==> flow/design.v <==
module fir_filter(
    input               		clk,
    input               		n_rst,
    input  		signed	[7:0] 	din,    
    output reg 	signed 	[7:0] 	dout 
);
localparam signed B0 = -24;
localparam signed B1 = -21;
localparam signed B2 =   0;
localparam signed B3 =  37;
localparam signed B4 =  80;
localparam signed B5 = 114;
localparam signed B6 = 127;
reg signed [7:0] din_d;
reg signed [7:0] din_d1;
reg signed [7:0] din_d2;
reg signed [7:0] din_d3;
reg signed [7:0] din_d4;
reg signed [7:0] din_d5;
reg signed [7:0] din_d6;
reg signed [7:0] din_d7;
reg signed [7:0] din_d8;
reg signed [7:0] din_d9;
reg signed [7:0] din_d10;
reg signed [7:0] din_d11;
reg signed [7:0] din_d12;
wire signed [8:0] sum_w0;
wire signed [8:0] sum_w1;
wire signed [8:0] sum_w2;
wire signed [8:0] sum_w3;
wire signed [8:0] sum_w4;
wire signed [8:0] sum_w5;
wire signed [8:0] sum_w6;
wire signed [16:0] mul_0;
wire signed [16:0] mul_1;
wire signed [16:0] mul_2;
wire signed [16:0] mul_3;
wire signed [16:0] mul_4;
wire signed [16:0] mul_5;
wire signed [16:0] mul_6;
reg signed [16:0] mul_0d;
reg signed [16:0] mul_1d;
reg signed [16:0] mul_2d;
reg signed [16:0] mul_3d;
reg signed [16:0] mul_4d;
reg signed [16:0] mul_5d;
reg signed [16:0] mul_6d;
wire signed [17:0] sum_w00;
wire signed [17:0] sum_w01;
wire signed [17:0] sum_w02;
wire signed [17:0] sum_w03;
reg signed [17:0] sum_w00d;
reg signed [17:0] sum_w01d;
reg signed [17:0] sum_w02d;
reg signed [17:0] sum_w03d;
wire signed [18:0] sum_w000;
wire signed [18:0] sum_w001;
wire signed [19:0] sum_all;
wire signed [7:0] sum_finish;
always @(posedge clk or negedge n_rst) begin
	if (!n_rst) begin 
		din_d <= 8'h0;
	end
	else begin 
		din_d <= din;
	end
end
always @(posedge clk or negedge n_rst) begin
    if (!n_rst) begin 
        dout <= 8'sd0;
	end
    else begin 
        dout <= sum_finish;
	end
end
always @(posedge clk or negedge n_rst) begin
    if (!n_rst) begin
        din_d1  <= 8'sd0; 
        din_d2  <= 8'sd0; 
        din_d3  <= 8'sd0; 
        din_d4  <= 8'sd0;
        din_d5  <= 8'sd0; 
        din_d6  <= 8'sd0; 
        din_d7  <= 8'sd0; 
        din_d8  <= 8'sd0;
        din_d9  <= 8'sd0; 
        din_d10 <= 8'sd0; 
        din_d11 <= 8'sd0; 
        din_d12 <= 8'sd0;
    end else begin
        din_d1  <= din_d;
        din_d2  <= din_d1;
        din_d3  <= din_d2;
        din_d4  <= din_d3;
        din_d5  <= din_d4;
        din_d6  <= din_d5;
        din_d7  <= din_d6;
        din_d8  <= din_d7;
        din_d9  <= din_d8;
        din_d10 <= din_d9;
        din_d11 <= din_d10;
        din_d12 <= din_d11;
    end
end
assign sum_w0 = $signed(din_d) + $signed(din_d12);
assign sum_w1 = $signed(din_d1) + $signed(din_d11);
assign sum_w2 = $signed(din_d2) + $signed(din_d10);
assign sum_w3 = $signed(din_d3) + $signed(din_d9);
assign sum_w4 = $signed(din_d4) + $signed(din_d8);
assign sum_w5 = $signed(din_d5) + $signed(din_d7);
assign sum_w6 = {din_d6[7], din_d6};   
assign mul_0 = $signed(B0) * $signed(sum_w0);
assign mul_1 = $signed(B1) * $signed(sum_w1);
assign mul_2 = $signed(B2) * $signed(sum_w2);
assign mul_3 = $signed(B3) * $signed(sum_w3);
assign mul_4 = $signed(B4) * $signed(sum_w4);
assign mul_5 = $signed(B5) * $signed(sum_w5);
assign mul_6 = $signed(B6) * $signed(sum_w6);
always @(posedge clk or negedge n_rst) begin
    if (!n_rst) begin 
        mul_0d <= 17'sd0;
        mul_1d <= 17'sd0;
        mul_2d <= 17'sd0;
        mul_3d <= 17'sd0;
        mul_4d <= 17'sd0;
        mul_5d <= 17'sd0;
        mul_6d <= 17'sd0;
    end 
	else begin 
        mul_0d <= mul_0;
        mul_1d <= mul_1;
        mul_2d <= mul_2;
        mul_3d <= mul_3;
        mul_4d <= mul_4;
        mul_5d <= mul_5;
        mul_6d <= mul_6;
    end
end
assign sum_w00 = $signed(mul_0d) + $signed(mul_1d); 
assign sum_w01 = $signed(mul_2d) + $signed(mul_3d); 
assign sum_w02 = $signed(mul_4d) + $signed(mul_5d);
assign sum_w03 = $signed(mul_6d);
always @(posedge clk or negedge n_rst) begin
    if (!n_rst) begin
        sum_w00d <= 18'sd0;
        sum_w01d <= 18'sd0;
        sum_w02d <= 18'sd0;
        sum_w03d <= 18'sd0;
    end 
	else begin
        sum_w00d <= sum_w00;
        sum_w01d <= sum_w01;
        sum_w02d <= sum_w02;
        sum_w03d <= sum_w03;
    end
end
assign sum_w000 = $signed(sum_w00d) + $signed(sum_w01d); 
assign sum_w001 = $signed(sum_w02d) + $signed(sum_w03d);
assign sum_all = $signed(sum_w000) + $signed(sum_w001);
assign sum_finish =	((sum_all[19]) && (sum_all[18:16] != 3'b111))? 8'h81 : 
 					((!sum_all[19]) && (sum_all[18:16] != 3'b000))? 8'h7F : sum_all[16:9];
endmodule
* Step by step through the tools: fir_filter
What the tools print for fir_filter, step after step.
Line numbers count from 1 in the design file above.
Operators: Yosys type, input widths -> output width; for muxes data width and select width s.
Cell names lack the library's common part.
Not given: n/a
- Top :: fir_filter
- Clock :: clk
- Cell library :: sky130hd
- Corner :: tt_025C_1v80

* After elaboration
Source: Yosys, flattened and elaborated, memories not mapped. Widths are those after wreduce; folded enables and synchronous resets count as part of the registers. Registers that Yosys merges into a memory's read port (data or address) are not register bits. Print and check cells do not count. Equal cells are merged and count once.
- Output and inout port bits :: 8
- Bits in registers :: 266
- Input bits :: 10
- Cells after elaboration :: 47
- $mul :: 6
- $add $sub $neg :: 10
- Mux-type cells :: 2
- Eq/ne operators :: 1
- Reductions and logical operators :: 4
** Operators by type and width (count)
- $mul 7x9->16 const A :: 2
- $mul 8x8->16 const A :: 1
- $mul 6x9->15 const A :: 1
- $mul 4x9->13 const A :: 1
- $add 8x8->9 :: 5
- $mul 3x9->12 const A :: 1
- $add 19x19->20 :: 1
- $add 18x16->19 :: 1
- $add 17x17->18 :: 1
- $add 16x16->17 :: 1
- $add 15x15->16 :: 1
- $mux 8 :: 2
- $ne 3x3->1 const B :: 1
- $reduce_bool 3->1 :: 1
- $logic_and 1x1->1 :: 2
- $logic_not 1->1 :: 1

* Logic depth
Longest topological path by Yosys (ltp), each cell counted once; first at word level (registers and memories cut), then after technology mapping (sequential cells cut; the memories' decode and read muxes count).
- Depth in word-level cells :: 6
- ABC_AREA :: 0
- Depth in mapped cells :: 24
- Depth with buffers taken out :: 24

* Synthesis result
Source: synth_stat.txt of the flow (Yosys; design flattened, memories mapped). It holds for the ABC_AREA given above (unset counts as 0); a run with the other value may have another netlist.
Totals and module areas in this step are rounded.
** Cells by type
- dfrtp_1 :: count 263, total area 6.58E+03 sq um
- ha_1 :: count 277, total area 3.47E+03 sq um
- fa_1 :: count 84, total area 1.68E+03 sq um
- inv_1 :: count 255, total area 957.168 sq um
- xnor2_1 :: count 91, total area 797.014 sq um
- a21oi_1 :: count 86, total area 430.413 sq um
- a21o_1 :: count 41, total area 307.795 sq um
- xor2_1 :: count 33, total area 289.027 sq um
- o21bai_1 :: count 32, total area 240.23 sq um
- o21ai_0 :: count 34, total area 170.163 sq um
- nor2_1 :: count 42, total area 157.651 sq um
- nor2b_1 :: count 16, total area 100.096 sq um
- nor3_1 :: count 18, total area 90.086 sq um
- nand2_1 :: count 23, total area 86.333 sq um
- nand2b_1 :: count 12, total area 75.072 sq um
- o21a_1 :: count 10, total area 75.072 sq um
- a21boi_0 :: count 8, total area 60.058 sq um
- or2_2 :: count 6, total area 37.536 sq um
Not listed: further types 29, cells in them 51.
- Sequential part of the area :: 6580 sq um
- Chip area (Yosys) :: 16000 sq um
- Mapped flip-flops :: 263
- Cells in the netlist :: 1382

* Timing after synthesis
OpenSTA on the mapped netlist: ideal clock, no wires. The path of least setup slack (recovery checks aside). Input and output delay are each 20% of the period. Register names are those of the netlist, which keeps one name where synthesis merged equal registers.
- Path type :: reg-to-reg
- Start point :: reg din_d3[0]
- End point :: reg mul_3d[15]
- Path slack :: 833 ps
- Library setup time :: 82 ps
- Driving pins on the path :: 24
- Clock period :: 6000 ps
- Path delay :: 5167 ps
- Path buffers :: 0
- Arrival time :: 5085 ps
- Period reached after synthesis :: 5167 ps
"path delay" = arrival - input delay + setup time.
"driving pins on the path" counts driving pins, that of a launching flip-flop among them; a cell with two outputs on the path counts twice.
"period reached after synthesis" is the clock period less the worst setup slack; recovery checks do not enter. This is arithmetic on one report: input and output delays are still those of the set period (20% each).
Between the ends stands the longest chain of elaborated cells between them, by number of cells; it is not shown to be the way that was timed. Of several equally long chains one is given.
Each line given opens the expression or statement behind the cell; cells for indexed reads and writes are added by Yosys, which also makes memories of some case tables.
- Path through :: dfrtp_1 > ha_1 > inv_1 > fa_1 > inv_1 > a21oi_1 > o21bai_1 > a21oi_1 > o21bai_1 > a211oi_1 > mux2i_1 > inv_1 > ha_1 > inv_1 > fa_1 > fa_1 > inv_1 > ha_1 > and3_1 > a21oi_1 > o21ai_0 > o21a_1 > o21ai_0 > xnor2_1
- Cells in the longest elaborated chain :: 2
** Ends and longest elaborated chain, post-synthesis
- start: declaration :: RTL line 17 : reg signed [7:0] din_d3;
- start: assignment :: RTL line 80 : din_d3  <= 8'sd0;
- start: assignment :: RTL line 93 : din_d3  <= din_d2;
- $add 8x8->9 :: RTL line 108 : assign sum_w3 = $signed(din_d3) + $signed(din_d9);
- $mul 7x9->16 :: RTL line 115 : assign mul_3 = $signed(B3) * $signed(sum_w3);
- end: assignment :: RTL line 124 : mul_3d <= 17'sd0;
- end: assignment :: RTL line 133 : mul_3d <= mul_3;
- end: declaration :: RTL line 44 : reg signed [16:0] mul_3d;

* Worst path after layout
Path of least setup slack in the final report of run 1 (OpenROAD, finished layout, wires in). Where an end is a register, its clock arrival counts in the times.
The path's times are printed in steps of 10 ps; the period is the one set.
- Path type :: reg-to-reg
- Start point :: reg sum_w00d[0]
- End point :: reg dout[6]
- Path buffers :: 0
- Driving pins on the path :: 25
- Path slack :: 360 ps
- Arrival time :: 6090 ps
- Library setup time :: 110 ps
- Clock period :: 6000 ps
Between the ends stands the longest chain of elaborated cells between them, by number of cells; it is not shown to be the way that was timed. Of several equally long chains one is given.
- Path through :: dfrtp_1 > ha_1 > inv_1 > fa_1 > nor2b_1 > o21ai_0 > a21oi_1 > o21ai_0 > a21oi_1 > a211oi_2 > nor2b_1 > o21ai_0 > nand2_1 > fa_1 > inv_1 > ha_1 > a21oi_1 > o21ai_0 > a211oi_1 > nor2_1 > a311oi_4 > nand2_1 > mux2_4 > a31o_4 > a21o_1
- Cells in the longest elaborated chain :: 6
** Ends and longest elaborated chain, after layout
- start: declaration :: RTL line 52 : reg signed [17:0] sum_w00d;
- start: assignment :: RTL line 145 : sum_w00d <= 18'sd0;
- start: assignment :: RTL line 151 : sum_w00d <= sum_w00;
- $add 16x16->17 :: RTL line 157 : assign sum_w000 = $signed(sum_w00d) + $signed(sum_w01d);
- $add 19x19->20 :: RTL line 159 : assign sum_all = $signed(sum_w000) + $signed(sum_w001);
- $logic_not 1->1 :: RTL line 161 : ((!sum_all[19]) && (sum_all[18:16] != 3'b000))? 8'h7F : sum_all[16:9];
- $logic_and 1x1->1 :: RTL line 161
- $mux 8 :: RTL line 161
- $mux 8 :: RTL line 160 : assign sum_finish = ((sum_all[19]) && (sum_all[18:16] != 3'b111))? 8'h81 :
- end: assignment :: RTL line 70 : dout <= 8'sd0;
- end: assignment :: RTL line 73 : dout <= sum_finish;
- end: declaration :: RTL line 5 : output reg signed [7:0] dout

Record of 4 stored runs of the RTL-to-layout flow on fir_filter, platform sky130hd. The runs are unordered. Constraints: input delay and output delay 20% of the set period each, output load 0.01 pF.
The results are shown rounded.

* Run 1
** Files
==> flow/run.sh <==
#!/bin/bash
# the make line also repeats the synthesis and layout settings of config.mk as NAME=value (left out here)
make -C /OpenROAD-flow-scripts/flow DESIGN_CONFIG=/design/flow/config.mk WORK_HOME=/design/flow/orfs CLKGATE_MAP_FILE= finish
==> flow/config.mk <==
export PLATFORM = sky130hd
export DESIGN_NAME = fir_filter
export DESIGN_NICKNAME = fir_filter
export VERILOG_FILES = /design/flow/design.v
export SDC_FILE = /design/flow/constraint.sdc
export NUM_CORES = 4
export LEC_CHECK = 0
export CAP_MARGIN = 30
export CELL_PAD_IN_SITES_DETAIL_PLACEMENT = 2
export CORE_ASPECT_RATIO = 1.82
export CORE_MARGIN = 2
export CORE_UTILIZATION = 40
export CTS_CLUSTER_SIZE = 34
export GPL_ROUTABILITY_DRIVEN = 0
export GPL_TIMING_DRIVEN = 1
export MAX_ROUTING_LAYER = met4
export MIN_ROUTING_LAYER = met2
export PLACE_DENSITY_LB_ADDON = 0.07
export SLEW_MARGIN = 25
==> flow/constraint.sdc <==
create_clock -name core_clock -period 6.0 [get_ports {clk}]
set_input_delay 1.2000 -clock core_clock [delete_from_list [all_inputs] [get_ports {clk}]]
set_output_delay 1.2000 -clock core_clock [all_outputs]
set_load 0.01 [all_outputs]
** Results
- Synthesized cell area :: 16000 sq um
- Standard-cell area after routing :: 17800 sq um
- Die area :: 41800 sq um
- Setup slack of the critical path :: 365 ps

* Run 2
** Files
==> flow/run.sh <==
#!/bin/bash
# the make line also repeats the synthesis and layout settings of config.mk as NAME=value (left out here)
make -C /OpenROAD-flow-scripts/flow DESIGN_CONFIG=/design/flow/config.mk WORK_HOME=/design/flow/orfs CLKGATE_MAP_FILE= finish
==> flow/config.mk <==
export PLATFORM = sky130hd
export DESIGN_NAME = fir_filter
export DESIGN_NICKNAME = fir_filter
export VERILOG_FILES = /design/flow/design.v
export SDC_FILE = /design/flow/constraint.sdc
export NUM_CORES = 4
export LEC_CHECK = 0
export ABC_AREA = 1
export CAP_MARGIN = 5
export CORE_MARGIN = 2
export CORE_UTILIZATION = 44
export CTS_CLUSTER_DIAMETER = 257
export CTS_CLUSTER_SIZE = 71
export GPL_ROUTABILITY_DRIVEN = 1
export MAX_ROUTING_LAYER = met4
export MIN_ROUTING_LAYER = met2
export PLACE_DENSITY_LB_ADDON = 0.03
export SETUP_SLACK_MARGIN = 1.43
export SLEW_MARGIN = 20
==> flow/constraint.sdc <==
create_clock -name core_clock -period 6.07 [get_ports {clk}]
set_input_delay 1.2140 -clock core_clock [delete_from_list [all_inputs] [get_ports {clk}]]
set_output_delay 1.2140 -clock core_clock [all_outputs]
set_load 0.01 [all_outputs]
** Results
- Synthesized cell area :: 16800 sq um
- Standard-cell area after routing :: 18600 sq um
- Die area :: 39700 sq um
- Setup slack of the critical path :: 1510 ps

* Run 3
** Files
==> flow/run.sh <==
#!/bin/bash
# the make line also repeats the synthesis and layout settings of config.mk as NAME=value (left out here)
make -C /OpenROAD-flow-scripts/flow DESIGN_CONFIG=/design/flow/config.mk WORK_HOME=/design/flow/orfs CLKGATE_MAP_FILE= finish
==> flow/config.mk <==
export PLATFORM = sky130hd
export DESIGN_NAME = fir_filter
export DESIGN_NICKNAME = fir_filter
export VERILOG_FILES = /design/flow/design.v
export SDC_FILE = /design/flow/constraint.sdc
export NUM_CORES = 4
export LEC_CHECK = 0
export CAP_MARGIN = 30
export CELL_PAD_IN_SITES_DETAIL_PLACEMENT = 2
export CORE_ASPECT_RATIO = 1.82
export CORE_MARGIN = 2
export CORE_UTILIZATION = 40
export CTS_CLUSTER_SIZE = 34
export GPL_TIMING_DRIVEN = 0
export MAX_ROUTING_LAYER = met4
export MIN_ROUTING_LAYER = met2
export PLACE_DENSITY_LB_ADDON = 0.07
export SLEW_MARGIN = 5
==> flow/constraint.sdc <==
create_clock -name core_clock -period 6.0 [get_ports {clk}]
set_input_delay 1.2000 -clock core_clock [delete_from_list [all_inputs] [get_ports {clk}]]
set_output_delay 1.2000 -clock core_clock [all_outputs]
set_load 0.01 [all_outputs]
** Results
- Synthesized cell area :: 16000 sq um
- Standard-cell area after routing :: 17900 sq um
- Die area :: 41800 sq um
- Setup slack of the critical path :: 315 ps

* Run 4
** Files
==> flow/run.sh <==
#!/bin/bash
# the make line also repeats the synthesis and layout settings of config.mk as NAME=value (left out here)
make -C /OpenROAD-flow-scripts/flow DESIGN_CONFIG=/design/flow/config.mk WORK_HOME=/design/flow/orfs CLKGATE_MAP_FILE= finish
==> flow/config.mk <==
export PLATFORM = sky130hd
export DESIGN_NAME = fir_filter
export DESIGN_NICKNAME = fir_filter
export VERILOG_FILES = /design/flow/design.v
export SDC_FILE = /design/flow/constraint.sdc
export NUM_CORES = 4
export LEC_CHECK = 0
export CAP_MARGIN = 20
export CELL_PAD_IN_SITES_DETAIL_PLACEMENT = 2
export CORE_ASPECT_RATIO = 1.82
export CORE_MARGIN = 2
export CORE_UTILIZATION = 40
export CTS_CLUSTER_SIZE = 56
export GPL_TIMING_DRIVEN = 0
export MAX_ROUTING_LAYER = met4
export PLACE_DENSITY_LB_ADDON = 0.07
export SLEW_MARGIN = 5
==> flow/constraint.sdc <==
create_clock -name core_clock -period 6.0 [get_ports {clk}]
set_input_delay 1.2000 -clock core_clock [delete_from_list [all_inputs] [get_ports {clk}]]
set_output_delay 1.2000 -clock core_clock [all_outputs]
set_load 0.01 [all_outputs]
** Results
- Synthesized cell area :: 16000 sq um
- Standard-cell area after routing :: 17900 sq um
- Die area :: 41800 sq um
- Setup slack of the critical path :: 370 ps
